==> flow/design.v <==
module master (
	input wire clk,
	input wire rst_n,
	input wire [4:0] paddr,
	input wire [31:0] pwdata,
	input wire pwrite_in,
	input wire pready,
	output reg psel,
	output reg penable,
	output reg pwrite,
	output reg [4:0] paddr_out,
	output reg [31:0] pwdata_out
);
reg [1:0] state, next_state;
localparam IDLE = 2'b00;
localparam SETUP = 2'b01;
localparam ACCESS = 2'b10;
localparam WAIT = 2'b11;
always @(posedge clk or negedge rst_n) begin
	if(!rst_n) begin
		state <= IDLE;
	end else begin
		state <= next_state;
	end
end
always @(*) begin
	case (state)
		IDLE: begin
			next_state <=  SETUP; 
		end
		SETUP: begin
			next_state <= ACCESS;
		end
		ACCESS: begin
			next_state <= (pready) ? IDLE : WAIT;
		end
		WAIT: begin
			next_state <= (pready) ? IDLE : WAIT;
		end
	endcase
end
always @(posedge clk or negedge rst_n) begin
	if(!rst_n) begin
		psel <= 1'b0;
		penable <= 1'b0;
		pwrite <= 1'b0;
		paddr_out = 5'h00;
		pwdata_out = 32'h00000000;
	end else begin
		case (state) 
			IDLE: begin
				psel <= 1'b0;
				penable <= 1'b0;
				pwrite <= 1'b0;
			end
			SETUP: begin
				psel <= 1'b1;
				pwrite <= pwrite_in;
			end
			ACCESS: begin
				penable <= 1'b1;
				if(!pready) begin
					paddr_out <= paddr;
					pwdata_out <= pwdata;
				end 
			end
			WAIT: begin	
				if(!pready) begin
					paddr_out <= paddr;
					pwdata_out <= pwdata;
				end
			end
		endcase
	end
end	
endmodule
module slave (
	input wire clk,
	input wire rst_n,
	input wire psel,
	input wire penable,
	input wire pwrite,
	input wire [4:0] paddr,
	input wire [31:0] pwdata,
	output reg pready,
	output reg [31:0] data
);
reg [1:0] state, next_state;
reg [31:0] memory[31:0];
integer i;
reg [2:0] slave_time;
localparam IDLE = 2'b00;
localparam SETUP = 2'b01;
localparam ACCESS = 2'b10;
always @(posedge clk or negedge rst_n) begin
	if(!rst_n) begin
		state <= IDLE;
	end else begin
		state <= next_state;
	end
end
always @(*) begin
	case (state) 
		IDLE: next_state <= (psel) ? SETUP : IDLE; 
		SETUP: next_state <= (psel && penable) ? ACCESS : SETUP;
		ACCESS: next_state <= IDLE;
		default: next_state <= IDLE;
	endcase
end
always @(posedge clk or negedge rst_n) begin
	if(!rst_n) begin
		pready <= 1'b0;
		data <= 32'h00000000;
		for(i = 0; i < 32; i = i + 1) begin
			memory[i] <= 32'h00000000;
		end
		slave_time <= 3'b000;
	end else begin
		if(state == ACCESS) begin
			if(slave_time == 3'b100) begin
				if(pwrite) begin
					memory[paddr] <= pwdata;
					pready <= 1'b1;
					data <= 32'h00000000;
				end else begin
					data <= memory[paddr];
					pready <= 1'b1;
				end
				slave_time <= 3'b000;
			end else begin
				slave_time <= slave_time + 1'b1;
			end
		end else begin
			pready <= 1'b0;
		end
	end
end
endmodule
module top(
	input wire clk,
	input wire rst_n,
	input wire [4:0] paddr,
	input wire [31:0] pwdata,
	input wire pwrite_in,
	output reg [31:0] data,
	output reg pready
);
wire psel, penable, pwrite, pready_internal;
wire [4:0] paddr_internal;
wire [31:0] pwdata_internal, data_out;
master ic1 (
	.clk(clk),
	.rst_n(rst_n),
	.paddr(paddr),
	.pwdata(pwdata),
	.pwrite_in(pwrite_in),
	.pready(pready_internal),
	.psel(psel),
	.penable(penable),
	.pwrite(pwrite),
	.paddr_out(paddr_internal),
	.pwdata_out(pwdata_internal)
);
slave ic2 (
	.clk(clk),
	.rst_n(rst_n),
	.psel(psel),
	.penable(penable),
	.pwrite(pwrite),
	.paddr(paddr_internal),
	.pwdata(pwdata_internal),
	.pready(pready_internal),
	.data(data_out)
);
always @(*) begin
	pready <= pready_internal;
	data <= data_out;
end
endmodule
; ---- Tool chain data of top
; Module top before and after one edit of its RTL, step after step.
; "orig" refers to lines of the RTL above, "edited" to lines of the edited file.
; "delta" is "edited" less "orig", of the values as shown.
; Not given: -
[design]
top_module = top
clk_port = clk
lib = sky130hd
lib_corner = tt_025C_1v80

; ---- Diff
; The edit as a unified diff against the file above.
; This change comes from a script, not from a designer; no optimisation was intended.
; begin of diff
@@ -118,5 +118,5 @@
 	end else begin
 		if(state == ACCESS) begin
-			if(slave_time == 3'b100) begin
+			if(slave_time >= 3'b100) begin
 				if(pwrite) begin
 					memory[paddr] <= pwdata;
; end of diff

; ---- Word-level counts
; Yosys after proc, flatten, opt, wreduce and memory -nomap, before mapping. Print and check cells are not counted.
[bits]
columns = item, orig, edited, delta
row1 = ff_bits, 1104, 1104, 0
row2 = elab_cells, 141, 141, 0
[classes]
columns = item, orig, edited, delta
row1 = n_addsub, 1, 1, 0
row2 = compare, 0, 1, 1
row3 = eq_ne, 39, 38, -1
row4 = n_mux, 17, 17, 0
row5 = reduce_and_logical, 42, 42, 0
[op_table]
columns = op, orig, edited, delta
row1 = == test 3 bit with constant B, 1, 0, -1
row2 = >= comparator 3 bit with constant B, 0, 1, 1
row3 = AND reduction 4 bit, 32, 32, 0
row4 = == test 5 bit with constant B, 16, 16, 0
row5 = == test 5 x 4 -> 1 bit with constant B, 8, 8, 0
row6 = == test 5 x 3 -> 1 bit with constant B, 4, 4, 0
row7 = == test 2 bit with constant B, 3, 3, 0
row8 = 2-to-1 mux 1 bit, 3, 3, 0
row9 = 2-to-1 mux 32 bit, 3, 3, 0
row10 = case mux 1 bit (select 2 bit), 3, 3, 0
row11 = nonzero test 2 bit, 3, 3, 0
row12 = == test 2 x 1 -> 1 bit with constant B, 2, 2, 0
row13 = == test 5 x 2 -> 1 bit with constant B, 2, 2, 0
row14 = logical NOT 2 bit, 2, 2, 0
row15 = 2-to-1 mux 2 bit, 2, 2, 0
row16 = 2-to-1 mux 5 bit, 2, 2, 0
row17 = != test 2 bit with constant B, 2, 2, 0
row18 = AND reduction 2 bit, 2, 2, 0
row19 = adder 3 x 1 -> 3 bit with constant B, 1, 1, 0
row20 = == test 5 x 1 -> 1 bit with constant B, 1, 1, 0
row21 = logical AND 1 bit, 1, 1, 0
row22 = logical NOT 5 bit, 1, 1, 0
row23 = 2-to-1 mux 3 bit, 1, 1, 0
row24 = case mux 2 bit (select 2 bit), 1, 1, 0
row25 = case mux 2 bit (select 3 bit), 1, 1, 0
row26 = case mux 32 bit (select 32 bit), 1, 1, 0
row27 = OR reduction 2 bit, 1, 1, 0

; ---- Depth
; Yosys ltp: most cells in a row. Word level: on the elaborated netlist, between registers, memories and ports. Mapped: between sequential cells and ports; inverters and the memories' decode and read muxes count.
[depth]
columns = item, orig, edited, delta
row1 = depth_word, 4, 4, 0
row2 = abc_area, 0, 0, -
row3 = depth_mapped, 10, 11, 1

; ---- Netlist
; Yosys stat after the flow's synthesis: flattened, memories mapped to cells. It holds for the ABC_AREA given above (unset counts as 0); a run with the other value may have another netlist.
[types]
columns = cell_type, orig, edited, delta
row1 = sky130_fd_sc_hd__and3_1, 159, 98, -61
row2 = sky130_fd_sc_hd__nand3_1, 73, 39, -34
row3 = sky130_fd_sc_hd__a221oi_1, 45, 15, -30
row4 = sky130_fd_sc_hd__nand2_1, 197, 225, 28
row5 = sky130_fd_sc_hd__a22oi_1, 263, 288, 25
row6 = sky130_fd_sc_hd__nor2_1, 29, 52, 23
row7 = sky130_fd_sc_hd__nand3b_1, 27, 4, -23
row8 = sky130_fd_sc_hd__mux2_2, 960, 982, 22
row9 = sky130_fd_sc_hd__clkbuf_1, 178, 156, -22
row10 = sky130_fd_sc_hd__mux2i_1, 9, 27, 18
row11 = sky130_fd_sc_hd__a22o_1, 17, 33, 16
row12 = sky130_fd_sc_hd__a32oi_1, 9, 24, 15
row13 = sky130_fd_sc_hd__nor3_2, 28, 14, -14
row14 = sky130_fd_sc_hd__o21ai_1, 25, 12, -13
row15 = sky130_fd_sc_hd__buf_2, 146, 158, 12
row16 = sky130_fd_sc_hd__nor4_1, 31, 19, -12
row17 = sky130_fd_sc_hd__buf_1, 3, 15, 12
row18 = sky130_fd_sc_hd__nor3_1, 13, 23, 10
; The list need not be complete.
[mapped]
columns = item, orig, edited, delta
row1 = mapped_cells, 3697, 3699, 2
row2 = synth_area_um2, 48607.9, 48711.7, 103.8
row3 = sequential_area_um2, 27704.1, 27704.1, 0.0
row4 = flip_flops, 1107, 1107, 0
row5 = n_buf, 348, 342, -6
; By module: a second synthesis without flattening, with its own total; a netlist apart from the flattened one above.
[unflattened]
columns = item, orig, edited, delta
row1 = hier_cells, 3566, 3553, -13
row2 = hier_area_um2, 48781.8, 48504.0, -277.8
; Each row is one instance without its submodules.
[modules_orig]
columns = module, instances, cells, mod_area_um2, mod_seq_area_um2
row1 = slave, 1, 3473, 47091.4, 26601.8
row2 = master, 1, 93, 1690.4, 1102.3
row3 = top, 1, 0, 0.0, 0.0
[modules_edited]
columns = module, instances, cells, mod_area_um2, mod_seq_area_um2
row1 = slave, 1, 3460, 46813.6, 26601.8
row2 = master, 1, 93, 1690.4, 1102.3
row3 = top, 1, 0, 0.0, 0.0

; ---- Worst setup path after synthesis
; Source: OpenSTA report_checks on the synthesized netlist (no wires, ideal clock, input and output delay 20% of the period each), path of least setup slack; recovery checks are left aside. Register names are those of the netlist, which keeps one name where synthesis merged equal registers.
[synth_timing]
columns = item, orig, edited, delta
row1 = path_type, register -> register, register -> register, -
row2 = startpoint, register ic2.slave_time[0], register ic1.paddr_out[2], -
row3 = endpoint, register ic2.memory[6][10], register ic2.memory[25][23], -
row4 = period_ns, 5.0, 5.0, 0.0
row5 = t_first_pin_ns, 0.000, 0.000, 0.000
row6 = arrival_ns, 2.045, 1.985, -0.060
row7 = required_time_ns, 4.875, 4.875, 0.000
row8 = path_slack_ns, 2.831, 2.891, 0.060
row9 = path_delay_ns, 2.170, 2.110, -0.060
row10 = path_stages, 8, 8, 0
row11 = path_buffers, 2, 3, 1
row12 = period_less_setup_slack_ns, 2.169, 2.109, -0.060
; "path_delay_ns" = arrival - input delay + setup time.
; "path_stages": output pins that drive a net of the path, with the launching flip-flop's if there is one; two outputs of one cell count as two.
; "period_less_setup_slack_ns" = period - worst setup slack (recovery checks aside). The figure is calculated, with input and output delays left at 20% of the set period.
; Between the ends stands the longest chain of elaborated cells between them, by number of cells; it is not shown to be the way that was timed. Of several equally long chains one is given.
; A line is the first line of the expression or statement that the cell stems from. Yosys adds cells for indexed reads and writes and turns some case tables into memories.
; At most two assigning lines are given for a register; there are more.
[synth_between_orig]
cell_sequence = sky130_fd_sc_hd__dfrtp_1 sky130_fd_sc_hd__inv_1 sky130_fd_sc_hd__ha_1 sky130_fd_sc_hd__nand4_1 sky130_fd_sc_hd__buf_2 sky130_fd_sc_hd__nor3_2 sky130_fd_sc_hd__buf_2 sky130_fd_sc_hd__mux2_2
elab_chain_cells = 2
cells_between = 2
lines_between = 1
[synth_lines_orig]
columns = item, line_no
row1 = "start, declared", 91  ; reg [2:0] slave_time;
row2 = "start, assigned", 117  ; slave_time <= 3'b000;
row3 = "start, assigned", 131  ; slave_time <= slave_time + 1'b1;
row4 = == test 3 bit, 120  ; if(slave_time == 3'b100) begin
row5 = AND reduction 4 bit, -
row6 = "end, assigned", 115  ; memory[i] <= 32'h00000000;
row7 = "end, assigned", 122  ; memory[paddr] <= pwdata;
row8 = "end, declared", 89  ; reg [31:0] memory[31:0];
[synth_between_edited]
cell_sequence = sky130_fd_sc_hd__dfrtp_1 sky130_fd_sc_hd__buf_4 sky130_fd_sc_hd__and3b_1 sky130_fd_sc_hd__buf_2 sky130_fd_sc_hd__nand2_1 sky130_fd_sc_hd__nor2_1 sky130_fd_sc_hd__buf_2 sky130_fd_sc_hd__mux2_2
elab_chain_cells = 2
cells_between = 2
[synth_lines_edited]
columns = item, line_no
row1 = "start, declared", 11  ; output reg [4:0] paddr_out,
row2 = "start, assigned", 63  ; paddr_out <= paddr;
row3 = "start, assigned", 69  ; paddr_out <= paddr;
row4 = == test 5 bit, 122  ; memory[paddr] <= pwdata;
row5 = AND reduction 4 bit, -
row6 = "end, assigned", 115  ; memory[i] <= 32'h00000000;
row7 = "end, assigned", 122
row8 = "end, declared", 89  ; reg [31:0] memory[31:0];

; ---- Path in the finished layout
; From the final timing report of the runs of pair 1: the path of least setup slack in the routed layout; clock arrival at registers is part of the times.
[layout_timing]
columns = item, orig, edited, delta
row1 = path_type, register -> register, register -> register, -
row2 = startpoint, register ic1.paddr_out[0], register ic1.paddr_out[3], -
row3 = endpoint, register ic2.data[27], register ic2.data[7], -
row4 = period_ns, 5.0, 5.0, 0.0
row5 = t_first_pin_ns, 0.72, 0.72, 0.00
row6 = arrival_ns, 4.38, 4.31, -0.07
row7 = required_time_ns, 5.60, 5.59, -0.01
row8 = path_slack_ns, 1.22, 1.28, 0.06
row9 = path_stages, 7, 9, 2
row10 = path_buffers, 0, 2, 2
; Between the ends stands the longest chain of elaborated cells between them, by number of cells; it is not shown to be the way that was timed. Of several equally long chains one is given.
; At most two assigning lines are given for a register; there are more.
[layout_between_orig]
cell_sequence = sky130_fd_sc_hd__dfrtp_2 sky130_fd_sc_hd__or3b_1 sky130_fd_sc_hd__nor2_4 sky130_fd_sc_hd__a2111oi_0 sky130_fd_sc_hd__nand4_1 sky130_fd_sc_hd__nor3_1 sky130_fd_sc_hd__o21ai_1
elab_chain_cells = 3
cells_between = 34
[layout_lines_orig]
columns = item, line_no
row1 = "start, declared", 11  ; output reg [4:0] paddr_out,
row2 = "start, assigned", 63  ; paddr_out <= paddr;
row3 = "start, assigned", 69  ; paddr_out <= paddr;
row4 = == test 5 bit, 126  ; data <= memory[paddr];
row5 = case mux 32 bit (select 32 bit), 126
row6 = 2-to-1 mux 32 bit, 121  ; if(pwrite) begin
row7 = "end, assigned", 124  ; data <= 32'h00000000;
row8 = "end, assigned", 126
row9 = "end, declared", 86  ; output reg [31:0] data
[layout_between_edited]
cell_sequence = sky130_fd_sc_hd__dfrtp_2 sky130_fd_sc_hd__buf_4 sky130_fd_sc_hd__and3b_1 sky130_fd_sc_hd__buf_4 sky130_fd_sc_hd__and3_1 sky130_fd_sc_hd__a2111oi_0 sky130_fd_sc_hd__nand3_1 sky130_fd_sc_hd__nor3_1 sky130_fd_sc_hd__o21ai_1
elab_chain_cells = 3
cells_between = 34
[layout_lines_edited]
columns = item, line_no
row1 = "start, declared", 11  ; output reg [4:0] paddr_out,
row2 = "start, assigned", 63  ; paddr_out <= paddr;
row3 = "start, assigned", 69  ; paddr_out <= paddr;
row4 = == test 5 bit, 126  ; data <= memory[paddr];
row5 = case mux 32 bit (select 32 bit), 126
row6 = 2-to-1 mux 32 bit, 121  ; if(pwrite) begin
row7 = "end, assigned", 124  ; data <= 32'h00000000;
row8 = "end, assigned", 126
row9 = "end, declared", 86  ; output reg [31:0] data

; ---- Flow runs
; Both versions went through the flow (Yosys, OpenROAD) with the same settings in each pair. Constraints: input delay and output delay 20% of the set period each, output load 0.01 pF.
[settings_pair_1]
CORE_UTILIZATION = 40
PLACE_DENSITY = 0.6
period_ns = 5.0
CAP_MARGIN = 20
CORE_MARGIN = 2
SLEW_MARGIN = 20
[measured_pair_1]
columns = item, orig, edited, delta
row1 = post_synth_area_um2, 48607.9, 48711.7, 103.8
row2 = total_die_area_um2, 124323.0, 124588.0, 265.0
row3 = finalCellArea_um2, 55390.6, 55848.6, 458.0
row4 = finish.utilization_pct, 46.0, 46.1, 0.1
row5 = setup_ws_ns, 1.216, 1.281, 0.065
row6 = setup_tns_ns, 0.000, 0.000, 0.000
row7 = power_uw, 17862, 18262, 400
row8 = achieved_clock_period_ns, 3.784, 3.719, -0.065
[settings_pair_2]
ABC_AREA = 0
CELL_PAD_IN_SITES_GLOBAL_PLACEMENT = 2
CORE_UTILIZATION = 20
GPL_ROUTABILITY_DRIVEN = 1
HOLD_SLACK_MARGIN = 0.02
MIN_ROUTING_LAYER = met1
PLACE_DENSITY = 0.94
TNS_END_PERCENT = 35
period_ns = 2.83
CAP_MARGIN = 20
CORE_MARGIN = 2
SLEW_MARGIN = 20
[measured_pair_2]
columns = item, orig, edited, delta
row1 = post_synth_area_um2, 48607.9, 48711.7, 103.8
row2 = total_die_area_um2, 246999.0, 247521.0, 522.0
row3 = finalCellArea_um2, 59579.6, 59230.6, -349.0
row4 = finish.utilization_pct, 24.7, 24.4, -0.3
row5 = setup_ws_ns, -0.030, -0.006, 0.024
row6 = setup_tns_ns, -0.057, -0.006, 0.051
row7 = fin_hold_ws_ns, 0.399, 0.368, -0.031
row8 = power_uw, 32350, 31647, -703
row9 = achieved_clock_period_ns, 2.860, 2.836, -0.024
; "achieved_clock_period_ns" means the clock period less the worst setup slack. The figure is calculated, with input and output delays left at 20% of the set period.
; "power_uw": no workload was simulated; the value follows from the tool's default switching activity.
